==> flow/design.v <==
module alu_top (
    input             clk,
    input      [7:0]  a,
    input      [7:0]  b,
    input      [3:0]  sel,
    output reg [15:0] out
);
    reg  [7:0]  a_q, b_q;
    reg  [3:0]  sel_q;
    wire [15:0] alu_out;
    always @(posedge clk) begin
        a_q   <= a;
        b_q   <= b;
        sel_q <= sel;
        out   <= alu_out;
    end
    alu u_alu (.a(a_q), .b(b_q), .sel(sel_q), .out(alu_out));
endmodule

`timescale 1ns / 1ps
module alu(
    input [7:0] a,b,
    input [3:0] sel,
    output reg [15:0] out
    );
    always@(*)
        begin
            case(sel)
                4'b0000 : out=a+b;
                4'b0001 : out=a+1;
                4'b0010 : out=a-b;
                4'b0011 : out=a*b;
                4'b0100 : out=(b==0) ? 16'd0 : a/b;
                4'b0101 : out=(b==0) ? 16'd0 : a%b;
                4'b0110 : out=a&b;
                4'b0111 : out=a|b;
                4'b1000 : out=~(a&b);
                4'b1001 : out=~(a|b);
                4'b1010 : out=a^b;
                default: out=0;
            endcase        
        end    
endmodule
Wiki page: alu_top / tool data

* Reports on alu_top *
Tool output for the design above before and after an edit, in the order of the flow.
Lines under "original" count in the file above, lines under "edited" in the edited file.
"change": "edited" minus "original" as printed here.
Operators carry their Yosys type and port widths (W data, S select, Z words).
Not given: -

set-up
  design top = alu_top
  clock port = clk
  standard-cell library = sky130hd
  corner = tt_025C_1v80

* Diff *
The edit as a unified diff against the file above.
The edit is scripted: it alters the design's behaviour and was not made to optimise anything.

begin of diff
@@ -10,12 +10,11 @@
     wire [15:0] alu_out;
     always @(posedge clk) begin
-        a_q   <= a;
         b_q   <= b;
         sel_q <= sel;
         out   <= alu_out;
     end
+    always @(*) a_q = a;
     alu u_alu (.a(a_q), .b(b_q), .sel(sel_q), .out(alu_out));
 endmodule
-
 `timescale 1ns / 1ps
 module alu(
end of diff

* Elaborated design *
Yosys after proc, flatten, opt, wreduce and memory -nomap, before mapping. Enables and synchronous resets that opt folds into registers are not counted as muxes. Memory bits, and registers merged into a memory's read port (data or address), are not among the register bits. Print and check cells are not counted. Equal cells are merged and count once.

cells by class
  element                    original  edited  change
  add/subtract/negate cells  3         3       0
  multipliers                1         1       0
  div/mod/pow operators      2         2       0
  order comparisons          0         0       0
  equal/unequal tests        10        10      0
  shift operators            0         0       0
  mux-type cells             3         3       0
  bitwise logic cells        5         5       0
  reduce/logical cells       2         2       0

operator list
  kind                   original  edited  change
  $eq A4 B3 Y1 const B   4         4       0
  $eq A4 B4 Y1 const B   3         3       0
  $eq A4 B2 Y1 const B   2         2       0
  $mux W16               2         2       0
  $not A16 Y16           2         2       0
  $add A8 B1 Y9 const B  1         1       0
  $add A8 B8 Y9          1         1       0
  $and A8 B8 Y8          1         1       0
  $div A8 B8 Y16         1         1       0
  $eq A4 B1 Y1 const B   1         1       0
  $logic_not A4 Y1       1         1       0
  $logic_not A8 Y1       1         1       0
  $mod A8 B8 Y16         1         1       0
  $mul A8 B8 Y16         1         1       0
  $or A8 B8 Y8           1         1       0
  $pmux W16 S11          1         1       0
  $sub A8 B8 Y9          1         1       0
  $xor A8 B8 Y8          1         1       0

storage and ports
  element                          original  edited  change
  flip-flop bits (word level)      36        28      -8
  bits in latches                  0         0       0
  RAM bits                         0         0       0
  bits in read-only memories       0         0       0
  clocked read ports x word width  0         0       0
  memory cells                     0         0       0
  output and inout bits            16        16      0
  word-level cells                 30        29      -1

* Depth *
Longest topological path by Yosys (ltp), each cell counted once; first at word level (registers and memories cut), then after technology mapping (sequential cells cut; the memories' decode and read muxes count).

logic depth
  element                        original  edited  change
  depth in word-level cells      3         3       0
  ABC_AREA                       0         0       -
  gate-level depth with buffers  154       154     0
  gate-level depth less buffers  147       147     0

* Synthesis result *
Yosys stat after the flow's synthesis: flattened, memories mapped to cells. It holds for the ABC_AREA given above (unset counts as 0); a run with the other value may have another netlist.

synthesis totals
  element                            original  edited   change
  cells in the netlist               1384      1376     -8
  cell area after synthesis (um2)    10532.6   10372.4  -160.2
  sequential part of the area (um2)  720.7     560.5    -160.2
  flip-flop cells                    36        28       -8

cells by type
  type                       original  edited  change
  sky130_fd_sc_hd__dfxtp_1   36        28      -8
  sky130_fd_sc_hd__ha_1      170       170     0
  sky130_fd_sc_hd__nor2_1    156       156     0
  sky130_fd_sc_hd__nand2_1   108       108     0
  sky130_fd_sc_hd__inv_1     97        97      0
  sky130_fd_sc_hd__a21oi_1   74        74      0
  sky130_fd_sc_hd__nor3_1    64        64      0
  sky130_fd_sc_hd__o21ai_0   61        61      0
  sky130_fd_sc_hd__xnor2_1   51        51      0
  sky130_fd_sc_hd__o21a_1    50        50      0
  sky130_fd_sc_hd__fa_1      39        39      0
  sky130_fd_sc_hd__a21o_1    35        35      0
  sky130_fd_sc_hd__nand3_1   32        32      0
  sky130_fd_sc_hd__clkbuf_1  30        30      0
  sky130_fd_sc_hd__mux2_2    21        21      0
  sky130_fd_sc_hd__or3_1     20        20      0
  sky130_fd_sc_hd__nand4_1   19        19      0
  sky130_fd_sc_hd__nand2b_1  18        18      0

Not every row of either side is listed.
The figures by module come from a second, unflattened synthesis with its own total; it is not the netlist above.

unflattened totals
  element                                        original  edited   change
  cells (unflattened synthesis)                  1326      1318     -8
  area total of the unflattened synthesis (um2)  10314.9   10154.7  -160.2

Each row is one instance without its submodules.

by module, original
  module   times used  cells  area (um2)
  alu      1           1290   9594.2
  alu_top  1           36     720.7

by module, edited
  module   times used  cells  area (um2)
  alu      1           1290   9594.2
  alu_top  1           28     560.5

* Timing after synthesis *
Path of least setup slack by OpenSTA after synthesis, without wires, with an ideal clock, recovery checks aside; 20% of the period is set as input and as output delay. Where synthesis merged equal registers, the netlist keeps one of their names.

path after synthesis
  element                        original         edited           change
  kind                           reg2reg          reg2reg          -
  from                           register b_q[1]  register b_q[1]  -
  to                             register out[2]  register out[2]  -
  clock period (ns)              32.0             32.0             0.0
  library setup time (ns)        0.122            0.122            0.000
  data arrival time (ns)         30.052           30.052           0.000
  path slack (ns)                1.826            1.826            0.000
  delay of the path (ns)         30.174           30.174           0.000
  stages                         140              140              0
  path buffers                   7                7                0
  synthesis period reached (ns)  30.174           30.174           0.000

"delay of the path" is the arrival time less input delay plus setup time.
"stages" counts driving pins, that of a launching flip-flop among them; a cell with two outputs on the path counts twice.
"synthesis period reached" is the clock period less the worst setup slack; recovery checks do not enter. This is arithmetic on one report: input and output delays are still those of the set period (20% each).
The rows between start and end are the longest chain of elaborated cells between them; the timing report does not say that the signal goes this way. Where chains are equally long, one stands for them.
Each line given opens the expression or statement behind the cell; cells for indexed reads and writes are added by Yosys, which also makes memories of some case tables.

on the way, after synthesis, original
  path through = sky130_fd_sc_hd__dfxtp_1 sky130_fd_sc_hd__clkinv_1 sky130_fd_sc_hd__ha_1 sky130_fd_sc_hd__o21a_1 sky130_fd_sc_hd__o21ai_0 sky130_fd_sc_hd__o21bai_1 sky130_fd_sc_hd__ha_1 sky130_fd_sc_hd__a21oi_1 sky130_fd_sc_hd__or4_1 sky130_fd_sc_hd__o31a_1 sky130_fd_sc_hd__nor2_1 sky130_fd_sc_hd__ha_1 sky130_fd_sc_hd__o21a_1 sky130_fd_sc_hd__o22ai_1 sky130_fd_sc_hd__mux2_2 sky130_fd_sc_hd__ha_1 sky130_fd_sc_hd__a21oi_1 sky130_fd_sc_hd__nand2_1 [... 104 more ...] sky130_fd_sc_hd__inv_1 sky130_fd_sc_hd__nand3_1 sky130_fd_sc_hd__or3_1 sky130_fd_sc_hd__buf_2 sky130_fd_sc_hd__clkbuf_1 sky130_fd_sc_hd__a21oi_1 sky130_fd_sc_hd__fa_1 sky130_fd_sc_hd__a21o_1 sky130_fd_sc_hd__a21o_1 sky130_fd_sc_hd__a21o_1 sky130_fd_sc_hd__a21oi_1 sky130_fd_sc_hd__o21bai_1 sky130_fd_sc_hd__a21oi_1 sky130_fd_sc_hd__o21a_1 sky130_fd_sc_hd__nand2_2 sky130_fd_sc_hd__nor4_4 sky130_fd_sc_hd__nor3_1 sky130_fd_sc_hd__a311o_1
  cells in the longest elaborated chain = 3
  elaborated cells between the ends (all ways) = 9
  classes of those cells = 2 x add/sub; 1 x mul; 2 x div; 3 x mux; 1 x reduce/logical

RTL lines, path after synthesis, original
  element         RTL line  RTL
  from (decl)     8         reg  [7:0]  a_q, b_q;
  from (assign)   13        b_q   <= b;
  $mod A8 B8 Y16  34        4'b0101 : out=(b==0) ? 16'd0 : a%b;
  $mux W16        34
  $pmux W16 S11   28        case(sel)
  to (assign)     15        out   <= alu_out;
  to (decl)       6         output reg [15:0] out

on the way, after synthesis, edited
  path through = sky130_fd_sc_hd__dfxtp_1 sky130_fd_sc_hd__clkinv_1 sky130_fd_sc_hd__ha_1 sky130_fd_sc_hd__o21a_1 sky130_fd_sc_hd__o21ai_0 sky130_fd_sc_hd__o21bai_1 sky130_fd_sc_hd__ha_1 sky130_fd_sc_hd__a21oi_1 sky130_fd_sc_hd__or4_1 sky130_fd_sc_hd__o31a_1 sky130_fd_sc_hd__nor2_1 sky130_fd_sc_hd__ha_1 sky130_fd_sc_hd__o21a_1 sky130_fd_sc_hd__o22ai_1 sky130_fd_sc_hd__mux2_2 sky130_fd_sc_hd__ha_1 sky130_fd_sc_hd__a21oi_1 sky130_fd_sc_hd__nand2_1 [... 104 more ...] sky130_fd_sc_hd__inv_1 sky130_fd_sc_hd__nand3_1 sky130_fd_sc_hd__or3_1 sky130_fd_sc_hd__buf_2 sky130_fd_sc_hd__clkbuf_1 sky130_fd_sc_hd__a21oi_1 sky130_fd_sc_hd__fa_1 sky130_fd_sc_hd__a21o_1 sky130_fd_sc_hd__a21o_1 sky130_fd_sc_hd__a21o_1 sky130_fd_sc_hd__a21oi_1 sky130_fd_sc_hd__o21bai_1 sky130_fd_sc_hd__a21oi_1 sky130_fd_sc_hd__o21a_1 sky130_fd_sc_hd__nand2_2 sky130_fd_sc_hd__nor4_4 sky130_fd_sc_hd__nor3_1 sky130_fd_sc_hd__a311o_1
  cells in the longest elaborated chain = 3
  elaborated cells between the ends (all ways) = 9
  classes of those cells = 2 x add/sub; 1 x mul; 2 x div; 3 x mux; 1 x reduce/logical

RTL lines, path after synthesis, edited
  element         RTL line  RTL
  from (decl)     8         reg  [7:0]  a_q, b_q;
  from (assign)   12        b_q   <= b;
  $mod A8 B8 Y16  33        4'b0101 : out=(b==0) ? 16'd0 : a%b;
  $mux W16        33
  $pmux W16 S11   27        case(sel)
  to (assign)     14        out   <= alu_out;
  to (decl)       6         output reg [15:0] out

* Timing after layout *
Path of least setup slack in the final report of the runs of pair 1 (OpenROAD, finished layout, wires in). Where an end is a register, its clock arrival counts in the times.

path post-layout
  element                  original          edited            change
  kind                     reg2reg           reg2reg           -
  from                     register b_q[4]   register b_q[5]   -
  to                       register out[10]  register out[11]  -
  clock period (ns)        32.0              32.0              0.0
  library setup time (ns)  0.17              0.13              -0.04
  data arrival time (ns)   30.11             30.24             +0.13
  path slack (ns)          2.02              1.91              -0.11
  stages                   137               139               +2
  path buffers             2                 4                 +2

The rows between start and end are the longest chain of elaborated cells between them; the timing report does not say that the signal goes this way. Where chains are equally long, one stands for them.

on the way, post-layout, original
  path through = sky130_fd_sc_hd__dfxtp_1 sky130_fd_sc_hd__or4_4 sky130_fd_sc_hd__or3_4 sky130_fd_sc_hd__o21bai_1 sky130_fd_sc_hd__ha_1 sky130_fd_sc_hd__o211ai_1 sky130_fd_sc_hd__nand2_1 sky130_fd_sc_hd__nor3_2 sky130_fd_sc_hd__o2bb2ai_2 sky130_fd_sc_hd__nand2_1 sky130_fd_sc_hd__ha_1 sky130_fd_sc_hd__or3_1 sky130_fd_sc_hd__o22ai_2 sky130_fd_sc_hd__mux2_2 sky130_fd_sc_hd__ha_1 sky130_fd_sc_hd__o211ai_1 sky130_fd_sc_hd__nand2_1 sky130_fd_sc_hd__a41o_1 [... 101 more ...] sky130_fd_sc_hd__o21ai_2 sky130_fd_sc_hd__inv_2 sky130_fd_sc_hd__nand3_1 sky130_fd_sc_hd__or3_4 sky130_fd_sc_hd__nor2_1 sky130_fd_sc_hd__a21oi_1 sky130_fd_sc_hd__fa_1 sky130_fd_sc_hd__a21o_1 sky130_fd_sc_hd__a21o_1 sky130_fd_sc_hd__a21o_1 sky130_fd_sc_hd__a21oi_1 sky130_fd_sc_hd__o21bai_1 sky130_fd_sc_hd__a21oi_2 sky130_fd_sc_hd__o21a_1 sky130_fd_sc_hd__and2_1 sky130_fd_sc_hd__nor3_1 sky130_fd_sc_hd__a2111oi_2 sky130_fd_sc_hd__o21ai_1
  cells in the longest elaborated chain = 3
  elaborated cells between the ends (all ways) = 8
  classes of those cells = 1 x add/sub; 1 x mul; 2 x div; 3 x mux; 1 x reduce/logical

RTL lines, path post-layout, original
  element         RTL line  RTL
  from (decl)     8         reg  [7:0]  a_q, b_q;
  from (assign)   13        b_q   <= b;
  $mod A8 B8 Y16  34        4'b0101 : out=(b==0) ? 16'd0 : a%b;
  $mux W16        34
  $pmux W16 S11   28        case(sel)
  to (assign)     15        out   <= alu_out;
  to (decl)       6         output reg [15:0] out

on the way, post-layout, edited
  path through = sky130_fd_sc_hd__dfxtp_1 sky130_fd_sc_hd__buf_4 sky130_fd_sc_hd__or4_4 sky130_fd_sc_hd__or3_4 sky130_fd_sc_hd__o21bai_1 sky130_fd_sc_hd__ha_1 sky130_fd_sc_hd__a21oi_1 sky130_fd_sc_hd__nand2_2 sky130_fd_sc_hd__nor3_2 sky130_fd_sc_hd__o2bb2ai_2 sky130_fd_sc_hd__nand2_1 sky130_fd_sc_hd__ha_1 sky130_fd_sc_hd__or3_1 sky130_fd_sc_hd__o22ai_4 sky130_fd_sc_hd__or2_2 sky130_fd_sc_hd__a21o_1 sky130_fd_sc_hd__ha_1 sky130_fd_sc_hd__a21oi_1 [... 103 more ...] sky130_fd_sc_hd__a21oi_1 sky130_fd_sc_hd__o21ai_2 sky130_fd_sc_hd__inv_2 sky130_fd_sc_hd__nand3_1 sky130_fd_sc_hd__or3_4 sky130_fd_sc_hd__a21oi_1 sky130_fd_sc_hd__ha_1 sky130_fd_sc_hd__a21o_1 sky130_fd_sc_hd__a21o_1 sky130_fd_sc_hd__a21o_1 sky130_fd_sc_hd__a21o_1 sky130_fd_sc_hd__a21oi_1 sky130_fd_sc_hd__o21bai_1 sky130_fd_sc_hd__a21o_1 sky130_fd_sc_hd__nor4b_4 sky130_fd_sc_hd__nor3_1 sky130_fd_sc_hd__a2111oi_2 sky130_fd_sc_hd__o21ai_1
  cells in the longest elaborated chain = 3
  elaborated cells between the ends (all ways) = 8
  classes of those cells = 1 x add/sub; 1 x mul; 2 x div; 3 x mux; 1 x reduce/logical

RTL lines, path post-layout, edited
  element         RTL line  RTL
  from (decl)     8         reg  [7:0]  a_q, b_q;
  from (assign)   12        b_q   <= b;
  $mod A8 B8 Y16  33        4'b0101 : out=(b==0) ? 16'd0 : a%b;
  $mux W16        33
  $pmux W16 S11   27        case(sel)
  to (assign)     14        out   <= alu_out;
  to (decl)       6         output reg [15:0] out

* Measured runs *
Runs of the flow (Yosys, OpenROAD) on both versions; the two runs of a pair have the same settings. The constraints put input and output delay at 20% of the set period each and load the outputs with 0.01 pF.

settings, pair 1
  period_ns = 32.0
  CAP_MARGIN = 20
  CORE_MARGIN = 2
  CORE_UTILIZATION = 40
  SLEW_MARGIN = 20

results, pair 1
  element                                       original  edited   change
  post-synthesis cell area (um2)                10532.6   10372.4  -160.2
  die footprint (um2)                           27645.7   27234.9  -410.8
  standard-cell area of the final layout (um2)  11807.6   11690.0  -117.6
  utilization after routing                     0.454     0.462    +0.008
  setup slack of the worst path (ns)            2.016     1.907    -0.109
  setup TNS (ns)                                0.000     0.000    0.000
  lowest hold slack (ns)                        0.762     0.771    +0.009
  period reached (ns)                           29.984    30.093   +0.109

settings, pair 2
  CORE_UTILIZATION = 47
  CTS_CLUSTER_SIZE = 100
  GPL_ROUTABILITY_DRIVEN = 0
  MAX_ROUTING_LAYER = met5
  PLACE_DENSITY_LB_ADDON = 0.16
  TNS_END_PERCENT = 35
  period_ns = 29.6
  CAP_MARGIN = 20
  CORE_MARGIN = 2
  SLEW_MARGIN = 20

results, pair 2
  element                                       original  edited   change
  post-synthesis cell area (um2)                10532.6   10372.4  -160.2
  die footprint (um2)                           23623.7   23273.0  -350.7
  standard-cell area of the final layout (um2)  12321.8   12050.3  -271.5
  utilization after routing                     0.563     0.554    -0.009
  setup slack of the worst path (ns)            1.734     1.484    -0.250
  setup TNS (ns)                                0.000     0.000    0.000
  lowest hold slack (ns)                        0.741     0.783    +0.042
  period reached (ns)                           27.866    28.116   +0.250

By "period reached" is meant the clock period of the run minus its worst setup slack. This is arithmetic on one report: input and output delays are still those of the set period (20% each).
